==> flow/design.v <==
module ALU(
	input 			[15:0]	a,
	input 			[15:0]	b,
	input 			[3:0] 	opcode,
	output	reg 	[15:0]	out
);
always @(a, b, opcode) begin
	case (opcode)
		4'b0000: out <= b;			 
		4'b0001: out <= a + b;
		4'b0010: out <= a * b;
		4'b0011: out <= (b == 16'd0) ? 16'hFFFF : a / b;	 
		4'b0100: out <= a > b;
		4'b0101: out <= a == b;
		4'b0110: out <= a >> b;
		4'b0111: out <= a << b;
		4'b1000: out <= a - b;
		4'b1001: out <= a >>> b;	 
		4'b1010: out <= ~a;
		4'b1011: out <= a < b;		
		4'b1100: out <= a & b;		 
		4'b1101: out <= a | b;		 
		4'b1110: out <= a ^ b;		 
		4'b1111: out <= 16'd0;		 
		default: out <= 16'd0;
	endcase
end
endmodule 
module Mux_2(
	input 	 		select,
	input [15:0] 	a,
	input [15:0] 	b,
	output [15:0] 	out
);
assign out = select? b : a;
endmodule 
module Sign_ext_8(
	input 	[7:0] 	a,
	output 	[15:0] 	out
);
assign out = {{8{a[7]}}, a};
endmodule 
module Reg(
	input 						enable,
	input 						clk,
	input 						rst,
	input 			[15:0] 	D,
	output 	reg	[15:0] 	Q
);
always @(posedge clk) begin
	if (rst) Q <= 16'd0;
	else case (enable)
		1'b1:		Q <= D;
		1'b0:		Q <= Q;
		default: Q <= Q;
	endcase
end
endmodule 
module Register_file(
	input							clk,
	input							rst,
	input 						read_enable,
	input							write_enable,
	input 			[3:0]		reg1,
	input				[3:0]		reg2,
	input				[15:0] 	in_data,
	output	reg	[15:0]	out_data1,
	output	reg	[15:0]	out_data2
);
	reg [15:0]	enable;
	wire [15:0] r_out [0:15];
	Reg r0 (.enable(enable[0]), .clk(clk), .rst(rst), .D(in_data), .Q(r_out[0]));
	Reg r1 (.enable(enable[1]), .clk(clk), .rst(rst), .D(in_data), .Q(r_out[1]));
	Reg r2 (.enable(enable[2]), .clk(clk), .rst(rst), .D(in_data), .Q(r_out[2]));
	Reg r3 (.enable(enable[3]), .clk(clk), .rst(rst), .D(in_data), .Q(r_out[3]));
	Reg r4 (.enable(enable[4]), .clk(clk), .rst(rst), .D(in_data), .Q(r_out[4]));
	Reg r5 (.enable(enable[5]), .clk(clk), .rst(rst), .D(in_data), .Q(r_out[5]));
	Reg r6 (.enable(enable[6]), .clk(clk), .rst(rst), .D(in_data), .Q(r_out[6]));
	Reg r7 (.enable(enable[7]), .clk(clk), .rst(rst), .D(in_data), .Q(r_out[7]));
	Reg r8 (.enable(enable[8]), .clk(clk), .rst(rst), .D(in_data), .Q(r_out[8]));
	Reg r9 (.enable(enable[9]), .clk(clk), .rst(rst), .D(in_data), .Q(r_out[9]));
	Reg r10 (.enable(enable[10]), .clk(clk), .rst(rst), .D(in_data), .Q(r_out[10]));
	Reg r11 (.enable(enable[11]), .clk(clk), .rst(rst), .D(in_data), .Q(r_out[11]));
	Reg r12 (.enable(enable[12]), .clk(clk), .rst(rst), .D(in_data), .Q(r_out[12]));
	Reg r13 (.enable(enable[13]), .clk(clk), .rst(rst), .D(in_data), .Q(r_out[13]));
	Reg r14 (.enable(enable[14]), .clk(clk), .rst(rst), .D(in_data), .Q(r_out[14]));
	Reg r15 (.enable(enable[15]), .clk(clk), .rst(rst), .D(in_data), .Q(r_out[15]));
always @(*) begin
	case (read_enable)
		1'b1:	begin
			out_data1 = r_out[reg1];
			out_data2 = r_out[reg2];
		end
		default: begin
			out_data1 = 16'd0;
			out_data2 = 16'd0;
		end
	endcase
	case (write_enable)
		1'b1: enable = 16'd1 << reg1;
		default: enable = 16'd0;
	endcase
end
endmodule
module PC_counter(
	input 						replace,		 
	input 						increment,	 
	input 						add,			 
	input 						clk,
	input 						rst,
	input 			[15:0] 	D,
	output 	reg	[15:0] 	Q
);
always @(posedge clk) begin
	if (rst) begin
		Q <= 16'd0;
	end else if (replace) begin
		Q <= D;
	end else if (increment) begin
		Q <= Q + 1'b1;
	end else if (add) begin
		Q <= Q + D;
	end
end
endmodule 
module tick_FSM(
	input					clk,
	input					rst,
	output reg	[4:0]	tick
);
always @(posedge clk) begin
	if (rst) tick <= 5'b10000;
	else case (tick)
		5'b10000: 	tick <= 5'b01000;		 
		5'b01000: 	tick <= 5'b00100;		 
		5'b00100: 	tick <= 5'b00010;		 
		5'b00010: 	tick <= 5'b00001;		 
		5'b00001: 	tick <= 5'b10000;		 
		default: 	tick <= 5'b10000;
	endcase
end
endmodule 
module Control_unit(
	input 						clk,
	input 						rst,
	input							enable,
	input 			[15:0] 	instruction,
	input				[4:0]		tick,
	input 			[15:0]	alu_out,
	output			[3:0]		Reg_a,
	output			[3:0] 	Reg_b,
	output 			[7:0] 	Sign_ext_in,
	output	reg				Reg_r_enable,
	output	reg				Reg_w_enable,
	output 	reg				ALU_mux,				 
	output	reg				Sign_mux,			 
	output 	reg				write_data_mux,
	output 	reg				disp_enable,
	output 	reg	[2:0] 	PC_enables,
	output	reg	[3:0] 	ALU_op
);
assign Reg_a = instruction[11:8];
assign Reg_b = instruction[7:4];
assign Sign_ext_in = instruction[7:0];
reg				Reg_r_enable_q, Reg_w_enable_q, ALU_mux_q, Sign_mux_q, write_data_mux_q, disp_enable_q;
reg		[2:0]	PC_enables_q;
reg		[3:0]	ALU_op_q;
always @(posedge clk) begin
	if (rst) begin
		Reg_r_enable_q <= 1'b0;
		Reg_w_enable_q <= 1'b0;
		ALU_mux_q <= 1'b0;
		Sign_mux_q <= 1'b0;
		write_data_mux_q <= 1'b0;
		disp_enable_q <= 1'b0;
		PC_enables_q <= 3'b0;
		ALU_op_q <= 4'b0;
	end else begin
		Reg_r_enable_q <= Reg_r_enable;
		Reg_w_enable_q <= Reg_w_enable;
		ALU_mux_q <= ALU_mux;
		Sign_mux_q <= Sign_mux;
		write_data_mux_q <= write_data_mux;
		disp_enable_q <= disp_enable;
		PC_enables_q <= PC_enables;
		ALU_op_q <= ALU_op;
	end
end
always @(*) begin
	Reg_r_enable = Reg_r_enable_q;
	Reg_w_enable = Reg_w_enable_q;
	ALU_mux = ALU_mux_q;
	Sign_mux = Sign_mux_q;
	write_data_mux = write_data_mux_q;
	disp_enable = disp_enable_q;
	PC_enables = PC_enables_q;
	ALU_op = ALU_op_q;
	case (enable)
		1'b1: begin
			case (tick)
				5'b10000: begin
					Reg_w_enable = 1'b0;
					disp_enable = 1'b0;
					case (instruction[15:12])
						4'b0000: begin
						end
						4'b1111: begin
						end
						default: begin
						end
					endcase
				end
				5'b01000: begin
					Sign_mux = 1'b1;
					case (instruction[15:12])
						4'b0000: begin
							Reg_r_enable = 1'b1;
						end
						4'b1111: begin
						end
						default: begin
							Reg_r_enable = 1'b1;
						end
					endcase
				end
				5'b00100: begin
					Reg_r_enable = 1'b0;
					case (instruction[15:12])
						4'b0000: begin
							ALU_mux = 1'b0;					 
							ALU_op = instruction[3:0];		 
						end
						4'b1111: begin
						end
						default: begin
							ALU_mux = 1'b1;		 
							case (instruction[15:12])
								4'b0001: ALU_op = 4'b0001;	 
								4'b0010: ALU_op = 4'b0000;	 
								4'b0011: ALU_op = 4'b1100;	 
								4'b0100: ALU_op = 4'b1101;	 
								4'b0101: ALU_op = 4'b1110;	 
								4'b0110: ALU_op = 4'b0111;	 
								4'b0111: ALU_op = 4'b0110;	 
								4'b1000: ALU_op = 4'b1001;	 
								4'b1001: ALU_op = 4'b1010;	 
								4'b1010: begin 					 
									Sign_mux = 1'b0;
									ALU_op = 4'b0101;
								end
								4'b1011: begin						 
									Sign_mux = 1'b0;
									ALU_op = 4'b0100;	
								end
								4'b1100: begin						 
									Sign_mux = 1'b0;
									ALU_op = 4'b1011;	
								end
								4'b1101: ;	 
								4'b1110: ;	 
								default: ALU_op = 4'b0000;
							endcase
						end
					endcase
				end
				5'b00010: begin
					case (instruction[15:12])
						4'b0000: begin
						end
						4'b1111: begin
						end
						default: begin
						end
					endcase
				end
				5'b00001: begin
					case (instruction[15:12])
						4'b0000: begin
							write_data_mux = 1'b0;
							Reg_w_enable = 1'b1;
							PC_enables = 3'b010;
						end
						4'b1111: begin
						end
						default: begin
							case (instruction[15:12])
								4'b1001: disp_enable = 1'b1;	 
								4'b1010: begin 					 
									PC_enables = alu_out[0]? 3'b100 : 3'b010;
								end
								4'b1011: begin						 
									PC_enables = alu_out[0]? 3'b100 : 3'b010;
								end
								4'b1100: begin						 
									PC_enables = alu_out[0]? 3'b100 : 3'b010;
								end
								4'b1101: ;	 
								4'b1110: ;	 
								default: begin
									write_data_mux = 1'b0;
									Reg_w_enable = 1'b1;
									PC_enables = 3'b010;
								end
							endcase
						end
					endcase
				end
				default: begin	 
				end
			endcase
		end
		default: begin
			Reg_r_enable = 1'b0;
			Reg_w_enable = 1'b0;
			ALU_op = 4'b0;
		end
	endcase
end
endmodule 
module RISC_16(
	output	[15:0]		t_alu_in1, 
	output	[15:0]		t_alu_in2,
	output	[15:0]		t_alu_out,
	input 				clk,
	input 				rst,			 
	input 				enable,
	input 	[15:0] 	instruction,
	output 	[4:0] 	tick_out,
	output 	[15:0] 	display
);
assign 	t_alu_in1 = alu_in1; 
assign	t_alu_in2 = alu_in2;
assign 	t_alu_out = alu_out;
wire 	[15:0] 	alu_out;
wire 	[3:0]		reg_a, reg_b;
wire 	[3:0] 	alu_op;
wire	[2:0]		pc_enables;
wire 				reg_r_enable, reg_w_enable, alu_mux, w_data_mux, sign_mux, disp_enable; 
wire 	[15:0] 	alu_in1, alu_in2, reg_in1, reg_in2, reg_out2, reg_data_in, sign_out, sign_mux_out, pc_out;
wire 	[7:0] 	sign_in;
wire	[4:0]		tick;
assign tick_out = tick;
Control_unit C0 (
	.clk(clk),
	.rst(rst),
	.enable(enable),
	.instruction(instruction),
	.tick(tick),
	.alu_out(alu_out),
	.Reg_a(reg_a),
	.Reg_b(reg_b),
	.Sign_ext_in(sign_in),
	.Reg_r_enable(reg_r_enable),
	.Reg_w_enable(reg_w_enable),
	.ALU_mux(alu_mux),
	.Sign_mux(sign_mux),
	.write_data_mux(w_data_mux),
	.disp_enable(disp_enable),
	.PC_enables(pc_enables),
	.ALU_op(alu_op)
);
Register_file R0 (
	.clk(clk),
	.rst(rst),
	.read_enable(reg_r_enable),
	.write_enable(reg_w_enable),
	.reg1(reg_a),
	.reg2(reg_b),
	.in_data(reg_data_in),
	.out_data1(alu_in1),
	.out_data2(reg_out2)
);
PC_counter PC(
	.replace(pc_enables[0]),
	.increment(pc_enables[1]),
	.add(pc_enables[2]),
	.clk(clk),
	.rst(rst),
	.D(sign_out),
	.Q(pc_out)
);
ALU Alu (
	.a(alu_in1),
	.b(alu_in2),
	.opcode(alu_op),
	.out(alu_out)
);
tick_FSM Tick (
	.clk(clk),
	.rst(rst),
	.tick(tick)
);
Mux_2 ALU_mux (
	.select(alu_mux),
	.a(reg_out2),
	.b(sign_mux_out),
	.out(alu_in2)
);
Mux_2 Write_data_mux (
	.select(w_data_mux),
	.a(alu_out),
	.b(alu_out),		 
	.out(reg_data_in)
);
Mux_2 Sign_ext_mux(
	.select(sign_mux),
	.a(16'd0),
	.b(sign_out),		
	.out(sign_mux_out)
);
Sign_ext_8 sign_x (
	.a(sign_in),
	.out(sign_out)
);
Reg disp_register(
	.enable(disp_enable),
	.clk(clk),
	.rst(rst),
	.D(~alu_out),
	.Q(display)			 
);
endmodule 
From RTL to reports: RISC_16
What the tools print for RISC_16, step after step.
Lines are those of the file above, counted from 1.
Operators carry their Yosys type and port widths (W data, S select, Z words).
Cell names lack the library's common part.
{"block": "setup", "top": "RISC_16", "clock_port": "clk", "lib": "sky130hd", "corner": "tt_025C_1v80"}

Word-level counts
Source: Yosys, flattened and elaborated. Widths are those after wreduce. Registers that Yosys merges into a memory's read port (data or address) are not register bits. Print and check cells do not count. Equal cells are merged and count once.
{"block": "bits", "elab_cells": 162, "inputBits": 19, "register_bits": 286}
{"block": "classes", "muxes": 49, "mul": 1, "n_addsub": 2, "shifts": 4, "n_div": 1, "n_reduce_logical": 9, "compare": 2, "equal": 65, "logic": 5}
{"block": "op_table", "op": "$pmux W16 S16", "n": 3}
{"block": "op_table", "op": "$mux W16", "n": 23}
{"block": "op_table", "op": "$div A16 B16 Y16", "n": 1}
{"block": "op_table", "op": "$mul A16 B16 Y16", "n": 1}
{"block": "op_table", "op": "$eq A4 B4 Y1 const B", "n": 32}
{"block": "op_table", "op": "$eq A4 B3 Y1 const B", "n": 16}
{"block": "op_table", "op": "$pmux W4 S12", "n": 1}
{"block": "op_table", "op": "$not A16 Y16", "n": 2}
{"block": "op_table", "op": "$eq A4 B2 Y1 const B", "n": 7}
{"block": "op_table", "op": "$pmux W5 S4", "n": 1}
{"block": "op_table", "op": "$shl A1 B4 Y16 const A", "n": 1}
{"block": "op_table", "op": "$add A16 B16 Y16", "n": 1}
{"block": "op_table", "op": "$sub A16 B16 Y16", "n": 1}
{"block": "op_table", "op": "$gt A16 B16 Y1", "n": 1}
{"block": "op_table", "op": "$lt A16 B16 Y1", "n": 1}
{"block": "op_table", "op": "$eq A16 B16 Y1", "n": 1}
{"block": "op_table", "op": "$and A16 B16 Y16", "n": 1}
{"block": "op_table", "op": "$or A16 B16 Y16", "n": 1}
{"block": "op_table", "op": "$xor A16 B16 Y16", "n": 1}
{"block": "op_table", "op": "$shl A16 B16 Y16", "n": 1}
{"block": "op_table", "op": "$shr A16 B16 Y16", "n": 1}
{"block": "op_table", "op": "$sshr A16 B16 Y16", "n": 1}
{"block": "op_table", "op": "$logic_not A16 Y1", "n": 1}
{"block": "op_table", "op": "$eq A4 B1 Y1 const B", "n": 4}
{"block": "op_table", "op": "$logic_not A4 Y1", "n": 4}
{"block": "op_table", "op": "$mux W1", "n": 12}
{"block": "op_table", "op": "$pmux W1 S2", "n": 6}
{"block": "op_table", "op": "$pmux W4 S2", "n": 1}
Other operator kinds: 9; their cells: 11.

Logic depth
Longest topological path by Yosys (ltp), each cell counted once; first at word level (registers and memories cut), then after technology mapping (sequential cells cut; the memories' decode and read muxes count).
{"block": "logic_depth", "ltp_word": 13, "ABC_AREA": 0, "depth_mapped": 184, "depth_no_buf": 165}

Netlist
Source: synth_stat.txt of the flow (Yosys; design flattened, memories mapped). It holds for the ABC_AREA given above (unset counts as 0); a run with the other value may have another netlist.
The area totals of this step are shown rounded.
{"block": "types", "cell_type": "dfxtp_1", "n": 286, "area_total_um2": 5.73E+03}
{"block": "types", "cell_type": "ha_1", "n": 237, "area_total_um2": 2.97E+03}
{"block": "types", "cell_type": "nand2_1", "n": 533, "area_total_um2": 2E+03}
{"block": "types", "cell_type": "fa_1", "n": 82, "area_total_um2": 1.64E+03}
{"block": "types", "cell_type": "a21oi_1", "n": 280, "area_total_um2": 1.4E+03}
{"block": "types", "cell_type": "o21ai_0", "n": 245, "area_total_um2": 1.23E+03}
{"block": "types", "cell_type": "nor2_1", "n": 312, "area_total_um2": 1.17E+03}
{"block": "types", "cell_type": "inv_1", "n": 210, "area_total_um2": 788.256}
{"block": "types", "cell_type": "nand3b_1", "n": 102, "area_total_um2": 765.734}
{"block": "types", "cell_type": "mux2_2", "n": 66, "area_total_um2": 743.213}
{"block": "types", "cell_type": "mux2i_1", "n": 69, "area_total_um2": 690.662}
{"block": "types", "cell_type": "clkbuf_1", "n": 156, "area_total_um2": 585.562}
{"block": "types", "cell_type": "xnor2_1", "n": 66, "area_total_um2": 578.054}
{"block": "types", "cell_type": "a22o_1", "n": 51, "area_total_um2": 446.678}
{"block": "types", "cell_type": "nor3_1", "n": 86, "area_total_um2": 430.413}
{"block": "types", "cell_type": "nor2b_1", "n": 63, "area_total_um2": 394.128}
{"block": "types", "cell_type": "o21a_1", "n": 52, "area_total_um2": 390.374}
{"block": "types", "cell_type": "a22oi_1", "n": 51, "area_total_um2": 382.867}
Not listed: further types 94, cells in them 970.
{"block": "mapped", "cells": 3917, "buffers": 254, "seq_area_um2": 5700, "ff_cells": 286, "synth_area_um2": 30000}
The figures by module come from a second, unflattened synthesis with its own total; it is not the netlist above.
{"block": "unflattened", "cells_unflattened": 3835, "area_unflattened_um2": 31000}
Each row is one instance without its submodules.
{"block": "by_module", "mod": "ALU", "mod_area_um2": 14000, "instances": 1, "cells": 2046, "mod_seq_area_um2": 0.0}
{"block": "by_module", "mod": "Reg", "mod_area_um2": 580, "instances": 17, "cells": 52, "mod_seq_area_um2": 320}
{"block": "by_module", "mod": "Register_file", "mod_area_um2": 4800, "instances": 1, "cells": 654, "mod_seq_area_um2": 0.0}
{"block": "by_module", "mod": "Control_unit", "mod_area_um2": 1100, "instances": 1, "cells": 145, "mod_seq_area_um2": 260}
{"block": "by_module", "mod": "Mux_2", "mod_area_um2": 250, "instances": 3, "cells": 18, "mod_seq_area_um2": 0.0}
{"block": "by_module", "mod": "tick_FSM", "mod_area_um2": 200, "instances": 1, "cells": 19, "mod_seq_area_um2": 100}
{"block": "by_module", "mod": "Sign_ext_8", "mod_area_um2": 120, "instances": 1, "cells": 16, "mod_seq_area_um2": 0.0}
{"block": "by_module", "mod": "RISC_16", "mod_area_um2": 64, "instances": 1, "cells": 17, "mod_seq_area_um2": 0.0}

Worst setup path after synthesis
OpenSTA on the mapped netlist: ideal clock, no wires. The path of least setup slack (recovery checks aside). Input and output delay are each 20% of the period. Register names are those of the netlist, which keeps one name where synthesis merged equal registers.
{"block": "synth_path", "path_kind": "input-to-output", "from": "in instruction[5]", "to": "out t_alu_out[0]", "n_path_buf": 18, "slack_ns": 9.753, "driving_pins": 173, "t_arrival_ns": 46.247, "delay_ns": 32.247, "required_time_ns": 56.000, "tclk_ns": 70.0, "in_delay_ns": 14.000, "synth_period_reached_ns": 60.247}
"delay_ns" is the arrival time less input delay plus setup time.
A path that ends at an output port has no setup time.
"driving_pins": output pins that drive a net of the path, with the launching flip-flop's if there is one; two outputs of one cell count as two.
"synth_period_reached_ns" is the clock period less the worst setup slack; recovery checks do not enter. This is arithmetic on one report: input and output delays are still those of the set period (20% each).
The rows between start and end are the longest chain of elaborated cells between them; the timing report does not say that the signal goes this way. Where chains are equally long, one stands for them.
A line is the first line of the expression or statement that the cell stems from. Yosys adds cells for indexed reads and writes and turns some case tables into memories.
{"block": "synth_between", "cell_sequence": "buf_4 > buf_6 > buf_2 > buf_6 > mux2_2 > a32o_1 > a221o_1 > a221o_1 > a32o_1 > inv_2 > buf_4 > buf_4 > buf_4 > clkbuf_1 > ha_1 > a41o_1 > and2_1 > ha_1 > [... 137 more ...] > o31ai_1 > clkbuf_1 > nand2_1 > o21ai_0 > ha_1 > a21boi_0 > o21a_1 > o21a_1 > o21a_1 > o21ai_0 > a21oi_1 > o31ai_1 > a21boi_0 > o2111ai_1 > a31oi_1 > nor3b_1 > a21oi_2 > buf_2", "elab_chain_len": 7, "cells_between": 36, "cone_lines": 17, "classes_between": "add/sub (2); mul (1); div (1); compare (2); eq/ne (16); shift (3); mux (6); logic (3); reduce/logical (2)"}
{"block": "synth_lines", "element": "start: declaration", "line_no": 327, "rtl": "input [15:0] instruction,"}
{"block": "synth_lines", "element": "$eq A4 B4 Y1", "line_no": 92, "rtl": "out_data2 = r_out[reg2];"}
{"block": "synth_lines", "element": "$pmux W16 S16", "line_no": 92}
{"block": "synth_lines", "element": "$mux W16", "line_no": 89, "rtl": "case (read_enable)"}
{"block": "synth_lines", "element": "$mux W16", "line_no": 35, "rtl": "assign out = select? b : a;"}
{"block": "synth_lines", "element": "$div A16 B16 Y16", "line_no": 12, "rtl": "4'b0011: out <= (b == 16'd0) ? 16'hFFFF : a / b;"}
{"block": "synth_lines", "element": "$mux W16", "line_no": 12}
{"block": "synth_lines", "element": "$pmux W16 S16", "line_no": 8, "rtl": "case (opcode)"}
{"block": "synth_lines", "element": "end: declaration", "line_no": 323, "rtl": "output [15:0] t_alu_out,"}

Worst path after layout
From the final timing report of flow run 3: the path of least setup slack in the routed layout; clock arrival at registers is part of the times.
{"block": "layout_path", "path_kind": "input-to-output", "from": "in instruction[7]", "to": "out t_alu_out[0]", "in_delay_ns": 14.00, "tclk_ns": 70.0, "required_time_ns": 56.00, "driving_pins": 157, "n_path_buf": 6, "slack_ns": 3.00, "t_arrival_ns": 53.00}
The rows between start and end are the longest chain of elaborated cells between them; the timing report does not say that the signal goes this way. Where chains are equally long, one stands for them.
{"block": "layout_between", "cell_sequence": "buf_2 > nor2_1 > nand2_1 > o221ai_2 > and2_2 > buf_4 > inv_2 > nor4_4 > nand4b_1 > and2_1 > ha_1 > a21o_1 > o211ai_1 > or3_1 > a31o_1 > ha_1 > o21ai_0 > and2_1 > [... 121 more ...] > and2_1 > o31ai_4 > o21ai_0 > ha_1 > a21boi_0 > o21a_1 > o21a_1 > o21a_1 > o21ai_0 > a21oi_1 > o31ai_1 > a21boi_0 > o2111ai_1 > a31oi_1 > nor3b_1 > a21oi_2 > buf_4 > clkdlybuf4s50_1", "elab_chain_len": 7, "cells_between": 36, "cone_lines": 17, "classes_between": "add/sub (2); mul (1); div (1); compare (2); eq/ne (16); shift (3); mux (6); logic (3); reduce/logical (2)"}
{"block": "layout_lines", "element": "start: declaration", "line_no": 327, "rtl": "input [15:0] instruction,"}
{"block": "layout_lines", "element": "$eq A4 B4 Y1", "line_no": 92, "rtl": "out_data2 = r_out[reg2];"}
{"block": "layout_lines", "element": "$pmux W16 S16", "line_no": 92}
{"block": "layout_lines", "element": "$mux W16", "line_no": 89, "rtl": "case (read_enable)"}
{"block": "layout_lines", "element": "$mux W16", "line_no": 35, "rtl": "assign out = select? b : a;"}
{"block": "layout_lines", "element": "$div A16 B16 Y16", "line_no": 12, "rtl": "4'b0011: out <= (b == 16'd0) ? 16'hFFFF : a / b;"}
{"block": "layout_lines", "element": "$mux W16", "line_no": 12}
{"block": "layout_lines", "element": "$pmux W16 S16", "line_no": 8, "rtl": "case (opcode)"}
{"block": "layout_lines", "element": "end: declaration", "line_no": 323, "rtl": "output [15:0] t_alu_out,"}

--- measured runs ---
RISC_16 through Yosys and OpenROAD on sky130hd: 4 stored runs, unordered, with their settings and measured results. The constraints put input and output delay at 20% of the set period each and load the outputs with 0.01 pF.
"period_less_ws_ns" is the run's clock period less its worst setup slack. It is reckoned from that one timing run; input and output delays stay at 20% of the period that was set.
"worst_path_ns": the worst setup path's part of the clock period (all of it between registers, 20% less for each end at a port) less its slack. A launch clock that arrives late makes it longer, a capture clock that arrives late makes it shorter.
Measured values are rounded.

{"run": "flow run 1", "settings": { "CORE_UTILIZATION": 31, "CTS_CLUSTER_SIZE": 30, "GPL_ROUTABILITY_DRIVEN": 0, "GPL_TIMING_DRIVEN": 0, "HOLD_SLACK_MARGIN": -0.06, "MIN_ROUTING_LAYER": "met2", "PLACE_DENSITY": 0.76, "SLEW_MARGIN": 35, "period_ns": 70.0, "CAP_MARGIN": 20, "CORE_MARGIN": 2 }, "outcome": "incomplete, routing halted on GRT-0116"}
{"run": "flow run 2", "settings": { "CELL_PAD_IN_SITES_DETAIL_PLACEMENT": 1, "CORE_ASPECT_RATIO": 1.6, "CORE_UTILIZATION": 61, "GPL_TIMING_DRIVEN": 0, "SETUP_SLACK_MARGIN": 5.0, "period_ns": 70.0, "CAP_MARGIN": 20, "CORE_MARGIN": 2, "SLEW_MARGIN": 20 }, "outcome": "incomplete, routing halted on GRT-0116"}
{"run": "flow run 3", "settings": { "CORE_UTILIZATION": 40, "period_ns": 70.0, "CAP_MARGIN": 20, "CORE_MARGIN": 2, "SLEW_MARGIN": 20 }, "results": { "period_less_ws_ns": 66.998, "synthesis_area_um2": 30000, "worstSetupSlack_ns": 3.0, "final_die_area_um2": 77000, "worst_path_ns": 39.00, "worst_path_kind": "input-to-output", "fin_util_pct": 44, "hold_worst_slack_ns": 0.47, "timing.setup.tns_ns": 0.000, "stdcell_area_um2": 33000 }}
{"run": "flow run 4", "settings": { "CORE_UTILIZATION": 31, "CTS_CLUSTER_SIZE": 30, "GPL_ROUTABILITY_DRIVEN": 0, "HOLD_SLACK_MARGIN": -0.06, "period_ns": 70.0, "CAP_MARGIN": 20, "CORE_MARGIN": 2, "SLEW_MARGIN": 20 }, "results": { "timing.setup.tns_ns": 0.000, "worst_path_ns": 39.38, "worst_path_kind": "input-to-output", "hold_worst_slack_ns": 0.47, "final_die_area_um2": 99000, "synthesis_area_um2": 30000, "worstSetupSlack_ns": 2.6, "stdcell_area_um2": 33000, "fin_util_pct": 35, "period_less_ws_ns": 67.385 }}
--- end ---
